==> flow/design.v <==
`timescale 1ns / 1ps
module key_debounce #(  
   parameter	DELAY_TIME = 250_000  
)(
		input wire	clk,		
		input wire  rstn,
		input wire	key_in,		
		output reg 	press_on			
);
reg		key_in_r0;		
reg		key_in_r1;		
reg 		key_in_nedge;		
reg	[$clog2(DELAY_TIME)-1:0]delay_cnt;		
reg		delay_flag;		 
always @(posedge clk or negedge rstn)
begin
    if(rstn == 1'b0) begin
        key_in_r0 <= 1'b0	;	
        key_in_r1 <= 1'b0	;	
    end
    else begin
       key_in_r0 <= key_in;
	   key_in_r1 <= key_in_r0;
    end
end
always @(posedge clk or negedge rstn)
begin
    if(rstn == 1'b0) begin
        key_in_nedge <= 1'b0;               
    end
    else begin
        key_in_nedge <= ~key_in_r0 & key_in_r1;
    end 
end
always @(posedge clk or negedge rstn)
begin
    if(rstn == 1'b0) begin
        delay_cnt  <= 'd0;	
    end
    else begin
        if((delay_flag == 1) && (delay_cnt == DELAY_TIME - 1))
				delay_cnt <= 0;
        else if ((delay_flag == 1) && (delay_cnt < DELAY_TIME - 1))
            delay_cnt <= delay_cnt + 1;
        else  
				delay_cnt <= 0;
    end
end
always @(posedge clk or negedge rstn)
begin
    if(rstn == 1'b0) begin
	 delay_flag <= 1'b0;		 
    end
    else begin
        if(key_in_nedge) begin	 
				delay_flag <= 1'b1;	 
        end
        else if (delay_cnt == DELAY_TIME - 1) begin
            delay_flag <= 1'b0;
        end
        else
            delay_flag <= delay_flag;
    end
end
always @(posedge clk or negedge rstn)
begin
    if(rstn == 1'b0) begin
        press_on <= 1'b0;
    end
    else begin
        if((delay_cnt == DELAY_TIME - 1) && (delay_flag == 1'b1)) begin		 
		    press_on <= 1'b1;
        end
        else begin
            press_on <= 1'b0;
        end
    end
end
endmodule
`timescale 1ns / 1ps
module Display(
    input	wire	clk,   
    input   wire  rstn,
    input	wire	[3:0]  sw_in,  
    input   wire  [2:0]  press_on,
    output	wire	[1:0]  reg_ab, 
    output  wire  [7:0]  led_time,
    output	wire 	[3:0]  seg_data_1, 
	 output	wire 	[3:0]  seg_data_2 
    );
localparam COUNT_1S = 12048;  
localparam Quarter_Time = 60; 	 
localparam Quarter_Time_rest = 10;	 
wire clk1h;
reg [13:0] counter ; 
reg [13:0] Qcounter ;
reg [6:0] scorer_A ; 
reg [6:0] scorer_B ; 
reg [6:0] Quarter_Time_Down ;	 
reg [2:0] Quarter_Time_rest_Down ;  
reg [4:0] AttackT_A ; 
reg [4:0] AttackT_B; 
reg [1:0] reg_ab_reg;
reg [7:0] led_time_reg ;
reg [3:0] seg_data_1_reg;
reg [3:0] seg_data_2_reg;
reg [1:0] DownCNT;	 
reg [6:0] countA_1;	 
reg [6:0] countA_2;	 
reg [6:0] countA_3;	 
reg [6:0] countB_1;	 
reg [6:0] countB_2;	 
reg [6:0] countB_3;	 
always @(posedge clk or negedge rstn)
begin
    if(rstn == 1'b0) begin	 
       led_time_reg <= 8'b0000_0000; 
       Qcounter <= 'd0; 
	    Quarter_Time_Down <= Quarter_Time;	
		 Quarter_Time_rest_Down <= Quarter_Time_rest;
	    DownCNT <= 'd0;
    end
    else begin
        if(Qcounter == COUNT_1S - 1) begin  
            Qcounter <= 'd0;
				if(Quarter_Time_Down == 0) begin        
						if(DownCNT == 2'd3) begin
						   DownCNT <= 2'd3;
							Quarter_Time_Down <=  0;
							Quarter_Time_rest_Down <= 0;
							led_time_reg <= {led_time_reg[5:0],1'b1,1'b1}; 
						end
						else begin
							if(Quarter_Time_rest_Down == 0)begin
								DownCNT <= DownCNT + 1'b1;
								Quarter_Time_Down <=  Quarter_Time;
								Quarter_Time_rest_Down <= Quarter_Time_rest;
								led_time_reg <= {led_time_reg[5:0],1'b1,1'b1}; 
							end
							else begin
								Quarter_Time_rest_Down <= Quarter_Time_rest_Down -1'b1;
							end
						end
				 end
				 else begin
					 Quarter_Time_Down <= Quarter_Time_Down - 1'b1;
				 end
        end
        else begin
           Qcounter <= Qcounter + 1; 
        end 
    end
end 
always @(posedge clk or negedge rstn)
begin
    if(rstn == 1'b0) begin
        scorer_A <= 'd0; 
        scorer_B <= 'd0; 
		  countA_1 <= 'd0;countA_2 <= 'd0;countA_3 <= 'd0;
		  countB_1 <= 'd0;countB_2 <= 'd0;countB_3 <= 'd0;
	 end
    else begin
        case(sw_in[3:1])
            3'b011:begin  
              case(press_on)  
                3'b001: begin
                    scorer_A <= scorer_A + 1;
						  countA_1 <= countA_1 + 1;
                end 
                3'b010: begin
                    scorer_A <= scorer_A + 2;
						  countA_2 <= countA_2 + 1;
                end 
                3'b100: begin
                    scorer_A <= scorer_A + 3;
						  countA_3 <= countA_3 + 1;
					 end
                default:begin
                    scorer_A <= scorer_A; 
                end
              endcase  
            end
            3'b111:begin  
               case(press_on)
                3'b001: begin
                    scorer_B <= scorer_B + 1;
						  countB_1 <= countB_1 + 1;
                end 
                3'b010: begin
                    scorer_B <= scorer_B + 2;
						  countB_2 <= countB_2 + 1;
                end 
                3'b100: begin
                    scorer_B <= scorer_B + 3;
						  countB_3 <= countB_3 + 1;
                end
                default:begin
                    scorer_B <= scorer_B; 
                end
              endcase     
            end			 
            default:begin
                scorer_A <= scorer_A; 
                scorer_B <= scorer_B; 
            end
        endcase
    end
end
always @(posedge clk or negedge rstn)
begin
    if(rstn == 1'b0) begin
        AttackT_A <= 5'd24;
        AttackT_B <= 5'd24;
        counter <=  'd0;
    end
    else begin
        case(sw_in[3:1])
		3'b000:begin    
              if(sw_in[0] == 1'b1) begin 
                    if(counter == COUNT_1S - 1) begin  
                            counter <= 'd0;
									 if(AttackT_A == 0) begin  
                                AttackT_A <= 0 ;
                            end
                            else begin
                               AttackT_A <= AttackT_A - 1'b1;
                            end
                    end
                    else begin
                       counter <= counter + 1;
                    end
             end
             else begin   
                counter <= counter;
             end   
		end
		3'b001:begin  
              if(sw_in[0] == 1'b1) begin  
                    if(counter == COUNT_1S - 1) begin  
                            counter <= 'd0;
                            if(AttackT_B == 0) begin 
                                AttackT_B <= 0 ;
                            end
                            else begin
                               AttackT_B <= AttackT_B - 1'b1;
                            end
                    end
                    else begin
                       counter <= counter + 1;
                    end
             end
             else begin   
                counter <= counter;
             end
		end
		3'b011:begin  
           counter <=  counter;
           AttackT_A <= AttackT_A;
		     AttackT_B <= AttackT_B;
		end
		3'b111:begin  
		     counter <=  counter;
           AttackT_A <= AttackT_A;
		     AttackT_B <= AttackT_B;
		end	
		default:begin
            counter <=  'd0;
            AttackT_A <= 5'd24;
		      AttackT_B <= 5'd24;
	    end
	   endcase
    end
end
always @(posedge clk or negedge rstn)
begin
    if(rstn == 1'b0) begin
		  seg_data_1_reg <= 4'd16; 
        seg_data_2_reg <= 4'd16;
		  reg_ab_reg <= 2'b11;
    end
    else begin
        case(sw_in[3:1])
		3'b000:begin    
            seg_data_2_reg <= AttackT_A%10; 
            seg_data_1_reg <= AttackT_A/10; 
			reg_ab_reg <= 2'b10;
		end
		3'b001:begin  
            seg_data_2_reg <= AttackT_B%10;
            seg_data_1_reg <= AttackT_B/10;
			reg_ab_reg <= 2'b01;
		end
		3'b011:begin  
            seg_data_2_reg <= scorer_A%10;
            seg_data_1_reg <= scorer_A/10;
			reg_ab_reg <= 2'b10;
		end
		3'b111:begin  
				seg_data_2_reg <= scorer_B%10;
				seg_data_1_reg <= scorer_B/10;
		   reg_ab_reg <= 2'b01;
		end			 
		3'b110:begin   
				if(Quarter_Time_Down == 0)begin
					seg_data_2_reg <= Quarter_Time_rest_Down%10;
					seg_data_1_reg <= Quarter_Time_rest_Down/10;end
				else begin
					seg_data_2_reg <= Quarter_Time_Down%10;
					seg_data_1_reg <= Quarter_Time_Down/10;end
		    reg_ab_reg <= 2'b00;
		end
		3'b100:begin   
            if(scorer_A > scorer_B) begin
					seg_data_2_reg <= 4'd10;   
					seg_data_1_reg <= scorer_A-scorer_B;   
					reg_ab_reg <= 2'b10;
			   end
				else if(scorer_A < scorer_B) begin
					seg_data_2_reg <= 4'd11;   
					seg_data_1_reg <= scorer_B-scorer_A;   
					reg_ab_reg <= 2'b01;
			   end 
				else begin	 
					seg_data_2_reg <= 4'd00;  
					seg_data_1_reg <= 4'd00;   
					reg_ab_reg <= 2'b00;
				end
		end
	   3'b010:begin
		case(press_on)	 
				3'b001:begin
					seg_data_2_reg <= countA_1%10;
					seg_data_1_reg <= countA_1/10;end
				3'b010:begin
					seg_data_2_reg <= countA_2%10;
					seg_data_1_reg <= countA_2/10;end
				3'b100:begin
					seg_data_2_reg <= countA_3%10;
					seg_data_1_reg <= countA_3/10;end
				endcase
		end
		3'b101:begin
				case(press_on)
				3'b001:begin
					seg_data_2_reg <= countB_1%10;
					seg_data_1_reg <= countB_1/10;end
				3'b010:begin
					seg_data_2_reg <= countB_2%10;
					seg_data_1_reg <= countB_2/10;end
				3'b100:begin
					seg_data_2_reg <= countB_3%10;
					seg_data_1_reg <= countB_3/10;end
				endcase
		end
		default:begin  
			seg_data_2_reg <= 4'd16;
			seg_data_1_reg <= 4'd16;
			reg_ab_reg <= 2'b11;
	    end
	endcase
    end
end    
assign reg_ab = reg_ab_reg;  
assign led_time = led_time_reg;
assign seg_data_1 = seg_data_1_reg;
assign seg_data_2 = seg_data_2_reg;
endmodule
`timescale 1ns / 1ps
module segment(
    input  [3:0] seg_data_1,
    input  [3:0] seg_data_2,
    output [8:0] seg_led_1,
    output [8:0] seg_led_2
);
function [8:0] seg;
    input [3:0] d;
    begin
        case (d)
            4'd0:  seg = 9'h3f;
            4'd1:  seg = 9'h06;
            4'd2:  seg = 9'h5b;
            4'd3:  seg = 9'h4f;
            4'd4:  seg = 9'h66;
            4'd5:  seg = 9'h6d;
            4'd6:  seg = 9'h7d;
            4'd7:  seg = 9'h07;
            4'd8:  seg = 9'h7f;
            4'd9:  seg = 9'h6f;
            4'd10: seg = 9'h77;  
            4'd11: seg = 9'h7c;  
            4'd12: seg = 9'h39;
            4'd13: seg = 9'h5e;
            4'd14: seg = 9'h79;
            default: seg = 9'h71;
        endcase
    end
endfunction
assign seg_led_1 = seg(seg_data_1);
assign seg_led_2 = seg(seg_data_2);
endmodule
`timescale 1ns / 1ps
module BallCompetition(
    input	wire clk,					 
    input   wire rstn,					 
    input	wire	[3:0]  sw_in,  	 
    input   wire  [2:0]  key_in,		 
    output	wire	[1:0]  reg_ab,  	 
    output  wire  [7:0]  led_time,	 
    output  [8:0]  seg_led_1,			 
	 output  [8:0]  seg_led_2			 
);
	localparam DelayTime = 250;   
   wire [2:0]	press_on;				 
	wire [3:0] seg_data_1;				 
	wire [3:0] seg_data_2;				 
    key_debounce	 
    #(.DELAY_TIME  (DelayTime))  
    key0
    (
		.clk(clk),		            
      .rstn(rstn),
      .key_in(key_in[0]),		
      .press_on(press_on[0])	       
    );
    key_debounce
    #(.DELAY_TIME  (DelayTime))  
    key1
    (
      .clk(clk),		           
      .rstn(rstn),
      .key_in(key_in[1]),		
      .press_on(press_on[1])	       
    );
    key_debounce
    #(.DELAY_TIME  (DelayTime))  
    key2
    (
      .clk(clk),		            
      .rstn(rstn),
      .key_in(key_in[2]),		
      .press_on(press_on[2])	      
    ); 
    Display u_Display(
      .clk(clk),  
      .rstn(rstn),
      .sw_in(sw_in),  
      .press_on(press_on),
      .reg_ab(reg_ab), 
      .led_time(led_time),
      .seg_data_1(seg_data_1),  
      .seg_data_2(seg_data_2)      
    );
    segment u_segment(
   .seg_data_1  (seg_data_1),	
	.seg_data_2  (seg_data_2),		
	.seg_led_1   (seg_led_1),		
	.seg_led_2	 (seg_led_2)
    );
endmodule
From RTL to reports: BallCompetition
Tool output for the design above, in the order of the flow.
Lines are those of the file above, counted from 1.
{"block": "setup", "top_module": "BallCompetition", "clock_port": "clk", "lib": "sky130hd", "lib_corner": "tt_025C_1v80"}

Word-level counts
Source: Yosys, flattened and elaborated, memories not mapped. Widths are those after wreduce. Registers that Yosys merges into a memory's read port (data or address) are not register bits. Print and check cells do not count. Equal cells are merged and count once.
Memory sizes are those after Yosys's memory passes, which may raise the word count (mostly to a power of two), join words into wider ones and drop unused or constant bits.
{"block": "word_totals", "regBits": 163, "latchBits": 0, "mem_bits_rw": 0, "rom_bits": 224, "clocked_rd_ports_x_width": 0, "memories": 2, "input_bits": 9, "out_inout_bits": 28, "word_cells": 217}
{"block": "classes", "addsub": 24, "n_mul": 0, "div": 24, "compare": 5, "equal": 24, "n_shift": 0, "mux": 53, "logic": 9, "reduce_and_logical": 39}
{"block": "mem_list", "name": "(name not given)", "words": 16, "word_bits": 7, "read_ports": 1, "wr": 0, "line": 378, "source": "case (d)"}
{"block": "mem_list", "name": "(name not given)", "words": 16, "word_bits": 7, "read_ports": 1, "wr": 0, "line": 378}
{"block": "ops", "operator": "7-bit by 4-bit divider with 32-bit output with constant B", "n": 9}
{"block": "ops", "operator": "7-bit by 4-bit modulo with 32-bit output with constant B", "n": 9}
{"block": "ops", "operator": "5-bit by 4-bit divider with 32-bit output with constant B", "n": 2}
{"block": "ops", "operator": "5-bit by 4-bit modulo with 32-bit output with constant B", "n": 2}
{"block": "ops", "operator": "3-bit by 4-bit divider with 32-bit output with constant B", "n": 1}
{"block": "ops", "operator": "3-bit by 4-bit modulo with 32-bit output with constant B", "n": 1}
{"block": "ops", "operator": "4-bit parallel mux with 8-bit select", "n": 2}
{"block": "ops", "operator": "8-bit two-way mux", "n": 8}
{"block": "ops", "operator": "7-bit by 1-bit adder with 7-bit output with constant B", "n": 8}
{"block": "ops", "operator": "4-bit parallel mux with 3-bit select", "n": 4}
{"block": "ops", "operator": "7-bit parallel mux with 3-bit select", "n": 2}
{"block": "ops", "operator": "14-bit two-way mux", "n": 3}
{"block": "ops", "operator": "5-bit two-way mux", "n": 6}
{"block": "ops", "operator": "14-bit by 1-bit adder with 14-bit output with constant B", "n": 2}
{"block": "ops", "operator": "14-bit equality test with constant B", "n": 2}
{"block": "ops", "operator": "7-bit by 2-bit adder with 7-bit output with constant B", "n": 4}
{"block": "ops", "operator": "14-bit parallel mux with 2-bit select", "n": 1}
{"block": "ops", "operator": "8-bit by 1-bit adder with 8-bit output with constant B", "n": 3}
{"block": "ops", "operator": "8-bit < comparator with constant B", "n": 3}
{"block": "ops", "operator": "8-bit equality test with constant B", "n": 3}
{"block": "ops", "operator": "4-bit two-way mux", "n": 6}
{"block": "ops", "operator": "2-bit AND reduction", "n": 11}
{"block": "ops", "operator": "7-bit two-way mux", "n": 3}
{"block": "ops", "operator": "5-bit parallel mux with 2-bit select", "n": 2}
{"block": "ops", "operator": "3-bit equality test with constant B", "n": 5}
{"block": "ops", "operator": "3-bit AND reduction", "n": 4}
{"block": "ops", "operator": "5-bit by 1-bit subtractor with 5-bit output with constant B", "n": 2}
{"block": "ops", "operator": "5-bit zero test", "n": 2}
Not listed: further kinds 28, cells in them 68.

Longest topological paths
Yosys ltp: most cells in a row. Word level: on the elaborated netlist, between registers, memories and ports. Mapped: between sequential cells and ports; inverters and the memories' decode and read muxes count.
{"block": "depth", "depth_word": 5, "ABC_AREA": 0, "mapped_depth": 30, "mapped_depth_nobuf": 26}

Mapped cells and area
Yosys stat after the flow's synthesis: flattened, memories mapped to cells. It holds for the ABC_AREA given above (unset counts as 0); a run with the other value may have another netlist.
{"block": "synth_totals", "mapped_cells": 1266, "mapped_area_mm2": 0.0110131, "seq_area_mm2": 0.0039926, "flip_flops": 159, "buf_cells": 54}
{"block": "by_type", "cell_type": "sky130_fd_sc_hd__dfrtp_1", "n": 148, "area_total_um2": 3.7E+03}
{"block": "by_type", "cell_type": "sky130_fd_sc_hd__ha_1", "n": 59, "area_total_um2": 738.208}
{"block": "by_type", "cell_type": "sky130_fd_sc_hd__nor2_1", "n": 127, "area_total_um2": 476.707}
{"block": "by_type", "cell_type": "sky130_fd_sc_hd__nand2_1", "n": 115, "area_total_um2": 431.664}
{"block": "by_type", "cell_type": "sky130_fd_sc_hd__xnor2_1", "n": 49, "area_total_um2": 429.162}
{"block": "by_type", "cell_type": "sky130_fd_sc_hd__o21ai_0", "n": 80, "area_total_um2": 400.384}
{"block": "by_type", "cell_type": "sky130_fd_sc_hd__a21oi_1", "n": 72, "area_total_um2": 360.346}
{"block": "by_type", "cell_type": "sky130_fd_sc_hd__dfstp_2", "n": 11, "area_total_um2": 289.027}
{"block": "by_type", "cell_type": "sky130_fd_sc_hd__xor2_1", "n": 30, "area_total_um2": 262.752}
{"block": "by_type", "cell_type": "sky130_fd_sc_hd__inv_1", "n": 59, "area_total_um2": 221.462}
{"block": "by_type", "cell_type": "sky130_fd_sc_hd__nor3_1", "n": 43, "area_total_um2": 215.206}
{"block": "by_type", "cell_type": "sky130_fd_sc_hd__nand3_1", "n": 42, "area_total_um2": 210.202}
{"block": "by_type", "cell_type": "sky130_fd_sc_hd__mux2_2", "n": 16, "area_total_um2": 180.173}
{"block": "by_type", "cell_type": "sky130_fd_sc_hd__nand4_1", "n": 27, "area_total_um2": 168.912}
{"block": "by_type", "cell_type": "sky130_fd_sc_hd__and3_1", "n": 26, "area_total_um2": 162.656}
{"block": "by_type", "cell_type": "sky130_fd_sc_hd__nor2b_1", "n": 17, "area_total_um2": 106.352}
{"block": "by_type", "cell_type": "sky130_fd_sc_hd__a221oi_1", "n": 12, "area_total_um2": 105.101}
{"block": "by_type", "cell_type": "sky130_fd_sc_hd__a31oi_1", "n": 16, "area_total_um2": 100.096}
Other cell types: 76; their cells: 317.
The figures by module come from a second, unflattened synthesis with its own total; it is not the netlist above.
{"block": "hier_totals", "hier_cells": 1261, "hier_area_mm2": 0.0111657}
Rows give one instance, submodules left out.
{"block": "modules", "mod": "Display", "instances": 1, "cells": 1031, "mod_area_mm2": 0.0088773, "mod_seq_area_mm2": 0.0030166}
{"block": "modules", "mod": "key_debounce #(DELAY_TIME=250)", "instances": 3, "cells": 53, "mod_area_mm2": 0.0005843, "mod_seq_area_mm2": 0.0003253}
{"block": "modules", "mod": "segment", "instances": 1, "cells": 71, "mod_area_mm2": 0.0005355, "mod_seq_area_mm2": 0}
{"block": "modules", "mod": "BallCompetition", "instances": 1, "cells": 0, "mod_area_mm2": 0, "mod_seq_area_mm2": 0}

Path before layout
Path of least setup slack by OpenSTA after synthesis, without wires, with an ideal clock, recovery checks aside; 20% of the period is set as input and as output delay. Where synthesis merged equal registers, the netlist keeps one of their names.
{"block": "synth_path", "kind": "input -> register", "from": "in sw_in[3]", "to": "reg u_Display.seg_data_1_reg[0]", "clock_period_ns": 10.0, "in_delay_ns": 2.000, "setup_ns": 0.082, "launch_ns": 2.000, "arrival_ns": 6.707, "required_ns": 9.918, "path_slack_ns": 3.211, "delay_ns": 4.789, "path_stages": 30, "n_path_buf": 5, "synth_period_reached_ns": 6.789}
"delay_ns" is the arrival time less input delay plus setup time.
"path_stages": output pins that drive a net of the path, with the launching flip-flop's if there is one; two outputs of one cell count as two.
"synth_period_reached_ns" = period - worst setup slack (recovery checks aside). The figure is calculated, with input and output delays left at 20% of the set period.
Between the ends stands the longest chain of elaborated cells between them, by number of cells; it is not shown to be the way that was timed. Of several equally long chains one is given.
Each line given opens the expression or statement behind the cell; cells for indexed reads and writes are added by Yosys, which also makes memories of some case tables.
At most two assigning lines are given for a register; there are more.
{"block": "synth_via", "cell_sequence": "sky130_fd_sc_hd__buf_2 sky130_fd_sc_hd__buf_2 sky130_fd_sc_hd__buf_2 sky130_fd_sc_hd__buf_2 sky130_fd_sc_hd__buf_1 sky130_fd_sc_hd__a21oi_1 sky130_fd_sc_hd__a21oi_1 sky130_fd_sc_hd__o21ai_0 sky130_fd_sc_hd__o2111ai_1 sky130_fd_sc_hd__a221o_1 sky130_fd_sc_hd__inv_1 sky130_fd_sc_hd__ha_1 sky130_fd_sc_hd__inv_1 sky130_fd_sc_hd__a21oi_1 sky130_fd_sc_hd__o31ai_1 sky130_fd_sc_hd__nor4_4 sky130_fd_sc_hd__a211o_1 sky130_fd_sc_hd__and2_1 sky130_fd_sc_hd__nor2_1 sky130_fd_sc_hd__nor2_1 sky130_fd_sc_hd__nor2_1 sky130_fd_sc_hd__nor2_1 sky130_fd_sc_hd__a21oi_1 sky130_fd_sc_hd__ha_1 sky130_fd_sc_hd__nand2_1 sky130_fd_sc_hd__or3_1 sky130_fd_sc_hd__a211o_1 sky130_fd_sc_hd__a31oi_1 sky130_fd_sc_hd__mux2_2 sky130_fd_sc_hd__a31oi_1", "elab_chain_cells": 3, "cone_cells": 13}
{"block": "synth_lines", "item": "start: declaration", "line": 405, "source": "input wire [3:0] sw_in,"}
{"block": "synth_lines", "item": "3-bit equality test", "line": 282, "source": "case(sw_in[3:1])"}
{"block": "synth_lines", "item": "4-bit by 1-bit != test with 1-bit output"}
{"block": "synth_lines", "item": "3-bit AND reduction"}
{"block": "synth_lines", "item": "end: assignment", "line": 285, "source": "seg_data_1_reg <= AttackT_A/10;"}
{"block": "synth_lines", "item": "end: assignment", "line": 290, "source": "seg_data_1_reg <= AttackT_B/10;"}
{"block": "synth_lines", "item": "end: declaration", "line": 105, "source": "reg [3:0] seg_data_1_reg;"}

Worst path after layout
Path of least setup slack in the final report of run 1 (OpenROAD, finished layout, wires in). Where an end is a register, its clock arrival counts in the times.
{"block": "layout_path", "kind": "input -> register", "from": "in sw_in[2]", "to": "reg u_Display.seg_data_1_reg[0]", "clock_period_ns": 7.86, "in_delay_ns": 1.57, "setup_ns": 0.07, "launch_ns": 1.57, "arrival_ns": 7.43, "required_ns": 8.23, "path_slack_ns": 0.80, "path_stages": 24, "n_path_buf": 3}
Between the ends stands the longest chain of elaborated cells between them, by number of cells; it is not shown to be the way that was timed. Of several equally long chains one is given.
At most two assigning lines are given for a register; there are more.
{"block": "layout_via", "cell_sequence": "sky130_fd_sc_hd__clkdlybuf4s50_1 sky130_fd_sc_hd__buf_4 sky130_fd_sc_hd__nand2b_1 sky130_fd_sc_hd__mux2_2 sky130_fd_sc_hd__o21ai_0 sky130_fd_sc_hd__o2111ai_1 sky130_fd_sc_hd__a221o_1 sky130_fd_sc_hd__inv_1 sky130_fd_sc_hd__ha_1 sky130_fd_sc_hd__inv_1 sky130_fd_sc_hd__a21oi_1 sky130_fd_sc_hd__o31ai_1 sky130_fd_sc_hd__nor4_4 sky130_fd_sc_hd__o32ai_2 sky130_fd_sc_hd__buf_4 sky130_fd_sc_hd__and2_1 sky130_fd_sc_hd__a21oi_1 sky130_fd_sc_hd__ha_1 sky130_fd_sc_hd__nand2_1 sky130_fd_sc_hd__or3_1 sky130_fd_sc_hd__a211o_1 sky130_fd_sc_hd__a31oi_1 sky130_fd_sc_hd__mux2_2 sky130_fd_sc_hd__a31oi_1", "elab_chain_cells": 3, "cone_cells": 13}
{"block": "layout_lines", "item": "start: declaration", "line": 405, "source": "input wire [3:0] sw_in,"}
{"block": "layout_lines", "item": "3-bit equality test", "line": 282, "source": "case(sw_in[3:1])"}
{"block": "layout_lines", "item": "4-bit by 1-bit != test with 1-bit output"}
{"block": "layout_lines", "item": "3-bit AND reduction"}
{"block": "layout_lines", "item": "end: assignment", "line": 285, "source": "seg_data_1_reg <= AttackT_A/10;"}
{"block": "layout_lines", "item": "end: assignment", "line": 290, "source": "seg_data_1_reg <= AttackT_B/10;"}
{"block": "layout_lines", "item": "end: declaration", "line": 105, "source": "reg [3:0] seg_data_1_reg;"}

Hand-over note for BallCompetition

Module BallCompetition, platform sky130hd: 3 stored runs of the flow (Yosys, OpenROAD) with differing settings, in no particular order. Input and output delays are each 20% of the period that was set; the output load is 0.01 pF.
"achieved_clock_period_ns" is the run's clock period less its worst setup slack. It is reckoned from that one timing run; input and output delays stay at 20% of the period that was set.
By "worst_path_ns" is meant the share of the clock period that the worst setup path is allowed (20% is reserved at inputs, 20% at outputs), minus its slack. Clock arrival times at its registers enter into it.
"final_power_w" is the tool's figure for a default switching activity; nothing was simulated.

Run 1
==> flow/run.sh <==
#!/bin/bash
# the make line also repeats the synthesis and layout settings of config.mk as NAME=value (left out here)
make -C /OpenROAD-flow-scripts/flow DESIGN_CONFIG=/design/flow/config.mk WORK_HOME=/design/flow/orfs CLKGATE_MAP_FILE= finish
==> flow/config.mk <==
export PLATFORM = sky130hd
export DESIGN_NAME = BallCompetition
export DESIGN_NICKNAME = BallCompetition
export VERILOG_FILES = /design/flow/design.v
export SDC_FILE = /design/flow/constraint.sdc
export NUM_CORES = 4
export LEC_CHECK = 0
export CAP_MARGIN = 20
export CORE_MARGIN = 2
export CORE_UTILIZATION = 27
export SLEW_MARGIN = 20
==> flow/constraint.sdc <==
create_clock -name core_clock -period 7.86 [get_ports {clk}]
set_input_delay 1.5720 -clock core_clock [delete_from_list [all_inputs] [get_ports {clk}]]
set_output_delay 1.5720 -clock core_clock [all_outputs]
set_load 0.01 [all_outputs]

==> results of run 1, as JSON <==
{
  "yosys.chip_area_mm2": 0.0110131,
  "final_setup_tns_ns": 0.000,
  "die_area_mm2": 0.0424216,
  "final_util_pct": 31.2,
  "achieved_clock_period_ns": 7.060,
  "worst_path_ns": 5.49,
  "path_kind": "input -> register",
  "setup_worst_slack_ns": 0.800,
  "post_route_stdcell_area_mm2": 0.012482,
  "final_power_w": 0.00236,
  "hold_worst_slack_ns": 0.380
}

Run 2
==> flow/run.sh <==
#!/bin/bash
# the make line also repeats the synthesis and layout settings of config.mk as NAME=value (left out here)
make -C /OpenROAD-flow-scripts/flow DESIGN_CONFIG=/design/flow/config.mk WORK_HOME=/design/flow/orfs CLKGATE_MAP_FILE= finish
==> flow/config.mk <==
export PLATFORM = sky130hd
export DESIGN_NAME = BallCompetition
export DESIGN_NICKNAME = BallCompetition
export VERILOG_FILES = /design/flow/design.v
export SDC_FILE = /design/flow/constraint.sdc
export NUM_CORES = 4
export LEC_CHECK = 0
export ABC_AREA = 1
export CAP_MARGIN = 25
export CELL_PAD_IN_SITES_DETAIL_PLACEMENT = 1
export CELL_PAD_IN_SITES_GLOBAL_PLACEMENT = 3
export CORE_MARGIN = 9
export CORE_UTILIZATION = 24
export GPL_TIMING_DRIVEN = 0
export HOLD_SLACK_MARGIN = -0.08
export MAX_ROUTING_LAYER = met5
export MIN_ROUTING_LAYER = met2
export SLEW_MARGIN = 20
==> flow/constraint.sdc <==
create_clock -name core_clock -period 7.16 [get_ports {clk}]
set_input_delay 1.4320 -clock core_clock [delete_from_list [all_inputs] [get_ports {clk}]]
set_output_delay 1.4320 -clock core_clock [all_outputs]
set_load 0.01 [all_outputs]

==> results of run 2, as JSON <==
{
  "yosys.chip_area_mm2": 0.0111995,
  "final_setup_tns_ns": 0.000,
  "die_area_mm2": 0.0547654,
  "final_util_pct": 28.2,
  "achieved_clock_period_ns": 6.488,
  "worst_path_ns": 5.06,
  "path_kind": "input -> register",
  "setup_worst_slack_ns": 0.672,
  "post_route_stdcell_area_mm2": 0.0129274,
  "final_power_w": 0.002911,
  "hold_worst_slack_ns": 0.383
}

Run 3
==> flow/run.sh <==
#!/bin/bash
# the make line also repeats the synthesis and layout settings of config.mk as NAME=value (left out here)
make -C /OpenROAD-flow-scripts/flow DESIGN_CONFIG=/design/flow/config.mk WORK_HOME=/design/flow/orfs CLKGATE_MAP_FILE= finish
==> flow/config.mk <==
export PLATFORM = sky130hd
export DESIGN_NAME = BallCompetition
export DESIGN_NICKNAME = BallCompetition
export VERILOG_FILES = /design/flow/design.v
export SDC_FILE = /design/flow/constraint.sdc
export NUM_CORES = 4
export LEC_CHECK = 0
export ABC_AREA = 1
export CAP_MARGIN = 25
export CELL_PAD_IN_SITES_DETAIL_PLACEMENT = 1
export CELL_PAD_IN_SITES_GLOBAL_PLACEMENT = 3
export CORE_MARGIN = 9
export CORE_UTILIZATION = 24
export GPL_TIMING_DRIVEN = 0
export MAX_ROUTING_LAYER = met5
export MIN_ROUTING_LAYER = met2
export SLEW_MARGIN = 35
==> flow/constraint.sdc <==
create_clock -name core_clock -period 7.16 [get_ports {clk}]
set_input_delay 1.4320 -clock core_clock [delete_from_list [all_inputs] [get_ports {clk}]]
set_output_delay 1.4320 -clock core_clock [all_outputs]
set_load 0.01 [all_outputs]

==> results of run 3, as JSON <==
{
  "yosys.chip_area_mm2": 0.0111995,
  "final_setup_tns_ns": 0.000,
  "die_area_mm2": 0.0547654,
  "final_util_pct": 28.4,
  "achieved_clock_period_ns": 6.075,
  "worst_path_ns": 4.64,
  "path_kind": "input -> register",
  "setup_worst_slack_ns": 1.085,
  "post_route_stdcell_area_mm2": 0.0129774,
  "final_power_w": 0.00296,
  "hold_worst_slack_ns": 0.382
}

End of note.
